==> flow/design.v <==
module CONV(
	input			clk,               
	input			reset,             
	output reg		busy,	            
	input			ready,	            
	output reg[11:0]	iaddr,            
	input signed[19:0]	idata,            
	output reg 	     cwr,              
	output reg[11:0] 	caddr_wr,         
	output reg[19:0] 	cdata_wr,         
	output reg	 crd,               
	output reg[11:0]	caddr_rd,         
	input	[19:0]		cdata_rd,         
	output reg[2:0] 	csel              
);
parameter signed bias = 40'h0013100000;    
parameter signed K0_0 = 20'h0A89E;         
parameter signed K0_1 = 20'h092D5;         
parameter signed K0_2 = 20'h06D43;         
parameter signed K0_3 = 20'h01004;         
parameter signed K0_4 = 20'hF8F71;         
parameter signed K0_5 = 20'hF6E54;         
parameter signed K0_6 = 20'hFA6D7;         
parameter signed K0_7 = 20'hFC834;         
parameter signed K0_8 = 20'hFAC19;         
parameter IDLE       = 3'd0;    
parameter READ_CONV  = 3'd1;    
parameter WRITE_L0   = 3'd2;    
parameter DELAY1     = 3'd3;    
parameter READ_L0    = 3'd4;    
parameter WRITE_L1   = 3'd5;    
parameter DELAY2     = 3'd6;    
parameter FINISH     = 3'd7;    
reg [5:0] x, y, L1_x, L1_y;             
reg [3:0] counter_kdata, counter_kaddr;   
reg [2:0] counter_layer1;	            
reg [2:0] current_state, next_state;    
reg signed [19:0] Kernel;               
reg signed [39:0] conv_sum;             
reg signed [19:0] idata_tmp;            
wire signed [39:0] data_conv;
wire signed [19:0] conv_result;
assign data_conv = Kernel * idata_tmp;              
assign conv_result[19:0] = conv_sum[35:16] + conv_sum[15];   
always@(*) begin
	case(counter_kdata)
		4'd1: Kernel = K0_0;
		4'd2: Kernel = K0_1;
		4'd3: Kernel = K0_2;
		4'd4: Kernel = K0_3;
		4'd5: Kernel = K0_4;
		4'd6: Kernel = K0_5;
		4'd7: Kernel = K0_6;
		4'd8: Kernel = K0_7;
		4'd9: Kernel = K0_8;
		default: Kernel = 0;
	endcase
end
always@(posedge clk or posedge reset) begin
	if(reset) 
		current_state <= IDLE;
	else 
		current_state <= next_state;
end
always @(*) begin
	case (current_state)
		IDLE:       next_state = (ready) ? READ_CONV : IDLE;
		READ_CONV:  next_state = (counter_kdata == 4'd10) ? WRITE_L0 : READ_CONV;  
		WRITE_L0:   next_state = DELAY1;
		DELAY1:     next_state = (x == 6'd0 && y == 6'd0) ? READ_L0 : READ_CONV;
		READ_L0:    next_state = (counter_layer1 == 3'd4) ? WRITE_L1 : READ_L0;
		WRITE_L1:   next_state = DELAY2;
		DELAY2:     next_state = (L1_x == 6'd0 && L1_y == 6'd0) ? FINISH : READ_L0;
		FINISH:     next_state = FINISH;
		default:    next_state = IDLE;
	endcase
end
always@(posedge clk or posedge reset) begin
	if(reset) begin 
		iaddr <= 12'd0;
	end else if(current_state == READ_CONV) begin 
		case(counter_kaddr)
			4'd0: iaddr <= (y-1)*64 + x-1;
			4'd1: iaddr <= (y-1)*64 + x;
			4'd2: iaddr <= (y-1)*64 + x+1;
			4'd3: iaddr <= y*64 + x-1;
			4'd4: iaddr <= y*64 + x;		 
			4'd5: iaddr <= y*64 + x+1;		
			4'd6: iaddr <= (y+1)*64 + x-1;
			4'd7: iaddr <= (y+1)*64 + x;
			4'd8: iaddr <= (y+1)*64 + x+1;
			default: iaddr <= iaddr;
		endcase
	end
end
always@(posedge clk or posedge reset) begin
	if(reset) 
		counter_kaddr <= 4'd0;
	else if(current_state == READ_CONV) 
		counter_kaddr <= counter_kaddr + 4'd1;
	else 
		counter_kaddr <= counter_kaddr;
end
always@(posedge clk or posedge reset) begin
	if(reset) 
		idata_tmp <= 0;
	else if(current_state == READ_CONV) begin
		case(counter_kdata)
			4'd0: idata_tmp <= (x == 0 || y == 0) ? 20'd0 : idata;
			4'd1: idata_tmp <= (y == 0) ? 20'd0 : idata;
			4'd2: idata_tmp <= (x == 63 || y == 0) ? 20'd0 : idata;
			4'd3: idata_tmp <= (x == 0) ? 20'd0 : idata;
			4'd4: idata_tmp <= idata;
			4'd5: idata_tmp <= (x == 63) ? 20'd0 : idata;
			4'd6: idata_tmp <= (x == 0 || y == 63) ? 20'd0 : idata;
			4'd7: idata_tmp <= (y == 63) ? 20'd0 : idata;
			4'd8: idata_tmp <= (x == 63 || y == 63) ? 20'd0 : idata;
			default: idata_tmp <= idata_tmp;
		endcase
	end 
end
always@(posedge clk or posedge reset) begin
	if(reset) 
		conv_sum <= 40'd0;
	else if(current_state == READ_CONV) begin
		if(counter_kdata == 0) 
			conv_sum <= 40'd0;
		else if(counter_kdata == 10)     
			conv_sum <= conv_sum + bias;
		else  
			conv_sum <= conv_sum + data_conv;  
	end
end
always@(posedge clk or posedge reset) begin
	if(reset) 
		busy <= 0;
	else if(ready) 
		busy <= 1; 
	else if(current_state == FINISH) 
		busy <= 0;
end
always@(posedge clk or posedge reset) begin
	if(reset) 
		cwr <= 1'd0;
	else if(current_state == WRITE_L0 || current_state == WRITE_L1)
		cwr <= 1'd1;
	else 
		cwr <= 1'd0;
end
always@(posedge clk or posedge reset) begin
	if(reset) 
		crd <= 1'd0;
	else if(current_state == READ_L0) 
		crd <= 1'd1;
	else 
		crd <= 1'd0;
end
always@(posedge clk or posedge reset) begin
	if(reset) 
		csel <= 3'b000;
	else if(current_state == WRITE_L0) 
		csel <= 3'b001;
	else if(current_state == WRITE_L1) 
		csel <= 3'b011;
	else if(current_state == READ_L0) 
		csel <= 3'b001;
	else 
		csel <= csel;
end
always@(posedge clk or posedge reset) begin
	if(reset) 
		caddr_rd <= 12'd0;
	else if(current_state == READ_L0) begin
		case(counter_layer1)
			3'd0: caddr_rd <= L1_y*64 + L1_x;
			3'd1: caddr_rd <= L1_y*64 + L1_x+1;
			3'd2: caddr_rd <= (L1_y+1)*64 + L1_x;
			3'd3: caddr_rd <= (L1_y+1)*64 + L1_x+1;
		endcase 
	end
end
always@(posedge clk or posedge reset) begin
	if(reset) 
		caddr_wr <= 0;
	else if(current_state == WRITE_L0)  
		caddr_wr <= y * 64 + x; 
	else if(current_state == WRITE_L1)  
		caddr_wr <= (L1_y/2) * 32 + (L1_x/2);  
end
reg signed [19:0] current_max;
always@(posedge clk or posedge reset) begin
	if(reset) begin
		cdata_wr <= 20'd0;
		current_max <= 20'd0; 
	end else begin
		case(current_state)
			WRITE_L0:  
				cdata_wr <= (conv_sum[39]) ? 20'd0 : conv_result;
			READ_L0: begin				
				if(counter_layer1 == 3'd1) begin	 
					current_max <= cdata_rd; 		 
				end else begin
					current_max <= (cdata_rd > current_max) ? cdata_rd : current_max;
				end
			end
			WRITE_L1: begin
				cdata_wr <= current_max;
				current_max <= 20'h00000;  
			end
			default: begin
			end
		endcase
	end
end
always@(posedge clk or posedge reset) begin
	if(reset) begin
		x <= 6'd0; 
		y <= 6'd0;
	end else if(current_state == WRITE_L0) begin
		if(x == 6'd63) begin  
			x <= 6'd0;
			y <= y + 6'd1;
		end else begin
			x <= x + 6'd1;
		end
	end
end
always@(posedge clk or posedge reset) begin
	if(reset) begin
		L1_x <= 6'd0; 
		L1_y <= 6'd0;
	end else if(current_state == WRITE_L1) begin
		if(L1_x == 6'd62) begin
			L1_x <= 0;
			L1_y <= L1_y + 2;
		end else begin
			L1_x <= L1_x + 2;
		end
	end
end
always@(posedge clk or posedge reset) begin
	if(reset) 
		counter_kdata <= 4'd0;
	else 
		counter_kdata <= counter_kaddr;
end
always@(posedge clk or posedge reset) begin
	if(reset) 
		counter_layer1 <= 0;
	else if(current_state == READ_L0) 
		counter_layer1 <= counter_layer1 + 3'd1;
	else 
		counter_layer1 <= 0;
end
endmodule
Ticket comment

Tool chain data of CONV

Tool output for the design above before and after an edit, in the order of the flow.
Lines under "unedited" count in the file above, lines under "edited" in the edited file.
"difference": "edited" minus "unedited" as printed here. "relative change": 100 x difference / "unedited".
Operators: Yosys type, input widths -> output width; for muxes data width and select width s.
Cell names lack the library's common part.
A cell with - has no value.

Top: CONV
Clock input: clk
Library: sky130hd
Library corner: tt_025C_1v80

The edit

The edit as a unified diff against the file above.
A script made this edit. It changes what the design does and was not meant as an optimisation.

```diff
@@ -137,5 +137,5 @@
 	else if(ready) 
 		busy <= 1; 
-	else if(current_state == FINISH) 
+	else 
 		busy <= 0;
 end
```

Elaborated design

Counts by Yosys on the flattened word-level netlist (proc, flatten, opt, wreduce; memories kept). Register bits leave out memories and registers merged into their read ports (data or address). Print and check cells are left out.
Yosys's memory passes give these memory sizes; they may raise the number of words (mostly to a power of two), join words into wider ones and drop unused or constant bits.

Word-level totals:

| what                            | unedited | edited | difference | relative change (%) |
| register bits after elaboration | 180      | 180    | 0          | 0.00 |
| bits in read-only memories      | 320      | 320    | 0          | 0.00 |
| memories                        | 1        | 1      | 0          | 0.00 |
| input bits                      | 43       | 43     | 0          | 0.00 |

Memory list:

| what                                         | unedited         | edited |
| shape (words x width / read and write ports) | 16 x 20 bit 1R0W | 16 x 20 bit 1R0W |

Cells by class:

| what                             | unedited | edited | difference | relative change (%) |
| add/subtract/negate cells        | 26       | 26     | 0          | 0.00 |
| multiply operators               | 1        | 1      | 0          | 0.00 |
| magnitude comparators            | 1        | 1      | 0          | 0.00 |
| eq/ne operators                  | 32       | 32     | 0          | 0.00 |
| mux-type cells                   | 36       | 35     | -1         | -2.78 |
| reductions and logical operators | 28       | 27     | -1         | -3.57 |

Operators by type and width:

| cell              | unedited | edited | difference | relative change (%) |
| $mux 1            | 6        | 5      | -1         | -16.67 |
| $reduce_bool 2->1 | 3        | 2      | -1         | -33.33 |

Unchanged operator kinds not shown: 43.

Depth

Longest topological path by Yosys (ltp), each cell counted once; first at word level (registers and memories cut), then after technology mapping (sequential cells cut; the memories' decode and read muxes count).

Depth:

| what                          | unedited | edited | difference | relative change (%) |
| depth after elaboration       | 4        | 4      | 0          | 0.00 |
| ABC_AREA                      | 0        | 0      | -          | - |
| gate-level depth with buffers | 33       | 32     | -1         | -3.03 |

Netlist

Yosys stat after the flow's synthesis: flattened, memories mapped to cells. It holds for the ABC_AREA given above (unset counts as 0); a run with the other value may have another netlist.

Mapped netlist:

| what                               | unedited | edited  | difference | relative change (%) |
| mapped cells                       | 2857     | 2885    | +28        | +0.98 |
| chip area (Yosys) (um^2)           | 25906.1  | 26151.3 | +245.2     | +0.95 |
| sequential part of the area (um^2) | 4555.6   | 4530.6  | -25.0      | -0.55 |
| flip-flops                         | 182      | 181     | -1         | -0.55 |

Cells by type:

| cell      | unedited | edited | difference | relative change (%) |
| a22o_1    | 46       | 28     | -18        | -39.13 |
| mux2i_1   | 20       | 37     | +17        | +85.00 |
| o2bb2ai_2 | 0        | 10     | +10        | - |
| xnor2_1   | 66       | 57     | -9         | -13.64 |
| o2bb2ai_1 | 1        | 10     | +9         | +900.00 |
| clkbuf_1  | 137      | 129    | -8         | -5.84 |
| nand3_1   | 37       | 45     | +8         | +21.62 |
| o21ai_1   | 3        | 11     | +8         | +266.67 |
| buf_2     | 2        | 9      | +7         | +350.00 |
| nor4_1    | 12       | 6      | -6         | -50.00 |
| a2111oi_0 | 7        | 1      | -6         | -85.71 |
| o211ai_1  | 4        | 10     | +6         | +150.00 |
| nand2_1   | 320      | 325    | +5         | +1.56 |
| and2_1    | 147      | 152    | +5         | +3.40 |
| nor2_1    | 89       | 84     | -5         | -5.62 |
| and3_1    | 18       | 23     | +5         | +27.78 |
| nor3b_1   | 7        | 2      | -5         | -71.43 |
| o21a_1    | 5        | 10     | +5         | +100.00 |

Unchanged cell types not shown: 15.
Not every row of either side is listed.

Worst setup path after synthesis

OpenSTA on the mapped netlist: ideal clock, no wires. The path of least setup slack (recovery checks aside). Input and output delay are each 20% of the period. Register names are those of the netlist, which keeps one name where synthesis merged equal registers.

Timing path post-synthesis:

| what                          | unedited                  | edited                    | difference | relative change (%) |
| path kind                     | flip-flop to flip-flop    | flip-flop to flip-flop    | -          | - |
| start                         | register counter_kdata[0] | register counter_kdata[2] | -          | - |
| end                           | register conv_sum[36]     | register conv_sum[39]     | -          | - |
| period (ns)                   | 8.0                       | 8.0                       | 0.0        | 0.00 |
| setup time (ns)               | 0.140                     | 0.126                     | -0.014     | - |
| data arrival time (ns)        | 8.172                     | 7.750                     | -0.422     | -5.16 |
| slack (ns)                    | -0.312                    | 0.124                     | +0.436     | - |
| delay of the path (ns)        | 8.312                     | 7.876                     | -0.436     | -5.25 |
| stages on the path            | 30                        | 29                        | -1         | -3.33 |
| synthesis period reached (ns) | 8.312                     | 7.876                     | -0.436     | -5.25 |

"delay of the path" = arrival - input delay + setup time.
"stages on the path" counts driving pins, that of a launching flip-flop among them; a cell with two outputs on the path counts twice.
"synthesis period reached" is the clock period less the worst setup slack; recovery checks do not enter. This is arithmetic on one report: input and output delays are still those of the set period (20% each).
Between the ends stands the longest chain of elaborated cells between them, by number of cells; it is not shown to be the way that was timed. Of several equally long chains one is given.
Each line given opens the expression or statement behind the cell; cells for indexed reads and writes are added by Yosys, which also makes memories of some case tables.
A memory read counts as a cell of the chain, while the word-level depth stops at memories.
At most two assigning lines are given for a register; there are more.

On the way, post-synthesis, unedited:
Cells stage by stage: dfrtp_1 inv_1 ha_1 inv_1 nand2_1 o21ai_0 clkbuf_1 nand2_1 fa_1 inv_1 fa_1 inv_1 fa_1 inv_1 fa_1 fa_1 fa_1 inv_1 fa_1 inv_1 ha_1 a21o_1 a221o_1 a21o_1 a311oi_2 a31oi_4 o41ai_4 o21bai_2 xnor2_1 o221ai_1
Length of the longest elaborated chain: 5
Elaborated cells between the ends (all ways): 7
Classes of those cells: add/sub (1); mul (1); eq/ne (1); mux (2); reduce/logical (1); memory (1)

RTL lines, path post-synthesis, unedited:

| what           | RTL line | RTL |
| from (decl)    | 35       | `reg [3:0] counter_kdata, counter_kaddr;` |
| from (assign)  | 243      | `counter_kdata <= 4'd0;` |
| from (assign)  | 245      | `counter_kdata <= counter_kaddr;` |
| $mem_v2 16x20  | 46       | `case(counter_kdata)` |
| $mul 20x20->40 | 43       | `assign data_conv = Kernel * idata_tmp;` |
| $add 40x40->40 | 131      | `conv_sum <= conv_sum + data_conv;` |
| $mux 40        | 128      | `else if(counter_kdata == 10)` |
| $mux 40        | 126      | `if(counter_kdata == 0)` |
| to (assign)    | 129      | `conv_sum <= conv_sum + bias;` |
| to (assign)    | 131      |  |
| to (decl)      | 39       | `reg signed [39:0] conv_sum;` |

On the way, post-synthesis, edited:
Cells stage by stage: dfrtp_1 clkbuf_1 inv_1 clkbuf_1 nand3_1 o21ai_0 clkbuf_1 nand2_1 fa_1 inv_1 fa_1 inv_1 fa_1 inv_1 fa_1 fa_1 fa_1 inv_1 fa_1 inv_1 ha_1 o21ai_0 nor2_1 o41a_1 a22oi_1 o31ai_2 a21oi_1 xnor2_1 a221o_1
Length of the longest elaborated chain: 5
Elaborated cells between the ends (all ways): 7
Classes of those cells: add/sub (1); mul (1); eq/ne (1); mux (2); reduce/logical (1); memory (1)

RTL lines, path post-synthesis, edited:

| what           | RTL line | RTL |
| from (decl)    | 35       | `reg [3:0] counter_kdata, counter_kaddr;` |
| from (assign)  | 243      | `counter_kdata <= 4'd0;` |
| from (assign)  | 245      | `counter_kdata <= counter_kaddr;` |
| $mem_v2 16x20  | 46       | `case(counter_kdata)` |
| $mul 20x20->40 | 43       | `assign data_conv = Kernel * idata_tmp;` |
| $add 40x40->40 | 131      | `conv_sum <= conv_sum + data_conv;` |
| $mux 40        | 128      | `else if(counter_kdata == 10)` |
| $mux 40        | 126      | `if(counter_kdata == 0)` |
| to (assign)    | 129      | `conv_sum <= conv_sum + bias;` |
| to (assign)    | 131      |  |
| to (decl)      | 39       | `reg signed [39:0] conv_sum;` |

Path in the finished layout

Path of least setup slack in the final report of the runs of pair A (OpenROAD, finished layout, wires in). Where an end is a register, its clock arrival counts in the times.

Timing path post-layout:

| what                   | unedited                  | edited                    | difference | relative change (%) |
| path kind              | flip-flop to flip-flop    | flip-flop to flip-flop    | -          | - |
| start                  | register counter_kdata[0] | register counter_kdata[1] | -          | - |
| end                    | register conv_sum[36]     | register conv_sum[38]     | -          | - |
| period (ns)            | 8.0                       | 8.0                       | 0.0        | 0.00 |
| setup time (ns)        | 0.14                      | 0.06                      | -0.08      | - |
| data arrival time (ns) | 8.08                      | 8.08                      | 0.00       | 0.00 |
| slack (ns)             | 0.27                      | 0.34                      | +0.07      | - |
| stages on the path     | 31                        | 28                        | -3         | -9.68 |

Between the ends stands the longest chain of elaborated cells between them, by number of cells; it is not shown to be the way that was timed. Of several equally long chains one is given.
A memory read counts as a cell of the chain, while the word-level depth stops at memories.
At most two assigning lines are given for a register; there are more.

On the way, post-layout, unedited:
Cells stage by stage: dfrtp_1 buf_4 ha_2 buf_4 nand2_1 a21oi_4 buf_12 buf_4 nand2_1 fa_1 inv_1 fa_1 fa_1 fa_1 fa_1 fa_1 inv_1 fa_1 inv_1 ha_1 a211oi_1 nor3b_1 buf_4 o31a_1 a311oi_4 a31oi_4 o41ai_4 buf_4 o21bai_2 xnor2_1 o221ai_1
Length of the longest elaborated chain: 5
Elaborated cells between the ends (all ways): 7
Classes of those cells: add/sub (1); mul (1); eq/ne (1); mux (2); reduce/logical (1); memory (1)

RTL lines, path post-layout, unedited:

| what           | RTL line | RTL |
| from (decl)    | 35       | `reg [3:0] counter_kdata, counter_kaddr;` |
| from (assign)  | 243      | `counter_kdata <= 4'd0;` |
| from (assign)  | 245      | `counter_kdata <= counter_kaddr;` |
| $mem_v2 16x20  | 46       | `case(counter_kdata)` |
| $mul 20x20->40 | 43       | `assign data_conv = Kernel * idata_tmp;` |
| $add 40x40->40 | 131      | `conv_sum <= conv_sum + data_conv;` |
| $mux 40        | 128      | `else if(counter_kdata == 10)` |
| $mux 40        | 126      | `if(counter_kdata == 0)` |
| to (assign)    | 129      | `conv_sum <= conv_sum + bias;` |
| to (assign)    | 131      |  |
| to (decl)      | 39       | `reg signed [39:0] conv_sum;` |

On the way, post-layout, edited:
Cells stage by stage: dfrtp_2 inv_2 ha_1 nand2_1 a21boi_0 o21ai_1 buf_4 and2_1 fa_1 fa_1 inv_1 fa_1 inv_1 fa_1 fa_1 inv_1 fa_1 inv_1 fa_1 ha_1 buf_4 nand4_1 nor2_2 o2111ai_1 a211oi_1 o22ai_1 or3_1 nand4_1
Length of the longest elaborated chain: 5
Elaborated cells between the ends (all ways): 7
Classes of those cells: add/sub (1); mul (1); eq/ne (1); mux (2); reduce/logical (1); memory (1)

RTL lines, path post-layout, edited:

| what           | RTL line | RTL |
| from (decl)    | 35       | `reg [3:0] counter_kdata, counter_kaddr;` |
| from (assign)  | 243      | `counter_kdata <= 4'd0;` |
| from (assign)  | 245      | `counter_kdata <= counter_kaddr;` |
| $mem_v2 16x20  | 46       | `case(counter_kdata)` |
| $mul 20x20->40 | 43       | `assign data_conv = Kernel * idata_tmp;` |
| $add 40x40->40 | 131      | `conv_sum <= conv_sum + data_conv;` |
| $mux 40        | 128      | `else if(counter_kdata == 10)` |
| $mux 40        | 126      | `if(counter_kdata == 0)` |
| to (assign)    | 129      | `conv_sum <= conv_sum + bias;` |
| to (assign)    | 131      |  |
| to (decl)      | 39       | `reg signed [39:0] conv_sum;` |

Flow runs

Both versions went through the flow (Yosys, OpenROAD) with the same settings in each pair. Constraints: input delay and output delay 20% of the set period each, output load 0.01 pF.

Flow settings, pair A:
period_ns: 8.0
CAP_MARGIN: 20
CORE_MARGIN: 2
CORE_UTILIZATION: 40
SLEW_MARGIN: 20

Measured results, pair A:

| what                               | unedited | edited  | difference | relative change (%) |
| synthesis area (um^2)              | 25906.1  | 26151.3 | +245.2     | +0.95 |
| overall die area (um^2)            | 66817.1  | 67438.9 | +621.8     | +0.93 |
| post-layout utilization (%)        | 45.5     | 44.9    | -0.6       | - |
| setup slack of the worst path (ns) | 0.273    | 0.335   | +0.062     | - |
| post-route setup TNS (ns)          | 0.000    | 0.000   | 0.000      | - |
| worst hold slack (ns)              | 0.483    | 0.474   | -0.009     | - |
| power (µW)                         | 4922     | 4826    | -96        | -1.95 |
| clock period reached (ns)          | 7.727    | 7.665   | -0.062     | -0.80 |

Flow settings, pair B:
CORE_UTILIZATION: 34
GPL_ROUTABILITY_DRIVEN: 1
GPL_TIMING_DRIVEN: 0
PLACE_DENSITY_LB_ADDON: 0.26
period_ns: 6.04
CAP_MARGIN: 20
CORE_MARGIN: 2
SLEW_MARGIN: 20

Measured results, pair B:

| what                               | unedited | edited  | difference | relative change (%) |
| synthesis area (um^2)              | 25906.1  | 26151.3 | +245.2     | +0.95 |
| overall die area (um^2)            | 78419.6  | 79149.4 | +729.8     | +0.93 |
| post-layout utilization (%)        | 41.2     | 40.8    | -0.4       | - |
| setup slack of the worst path (ns) | -1.683   | -1.301  | +0.382     | - |
| post-route setup TNS (ns)          | -36.094  | -31.277 | +4.817     | - |
| worst hold slack (ns)              | 0.376    | 0.387   | +0.011     | - |
| power (µW)                         | 6812     | 6786    | -26        | -0.38 |
| clock period reached (ns)          | 7.723    | 7.341   | -0.382     | -4.95 |

"clock period reached": clock period set for the run, less the worst setup slack. It is reckoned from that one timing run; input and output delays stay at 20% of the period that was set.
"power" rests on the timing tool's default activity at the inputs, not on a simulated workload.
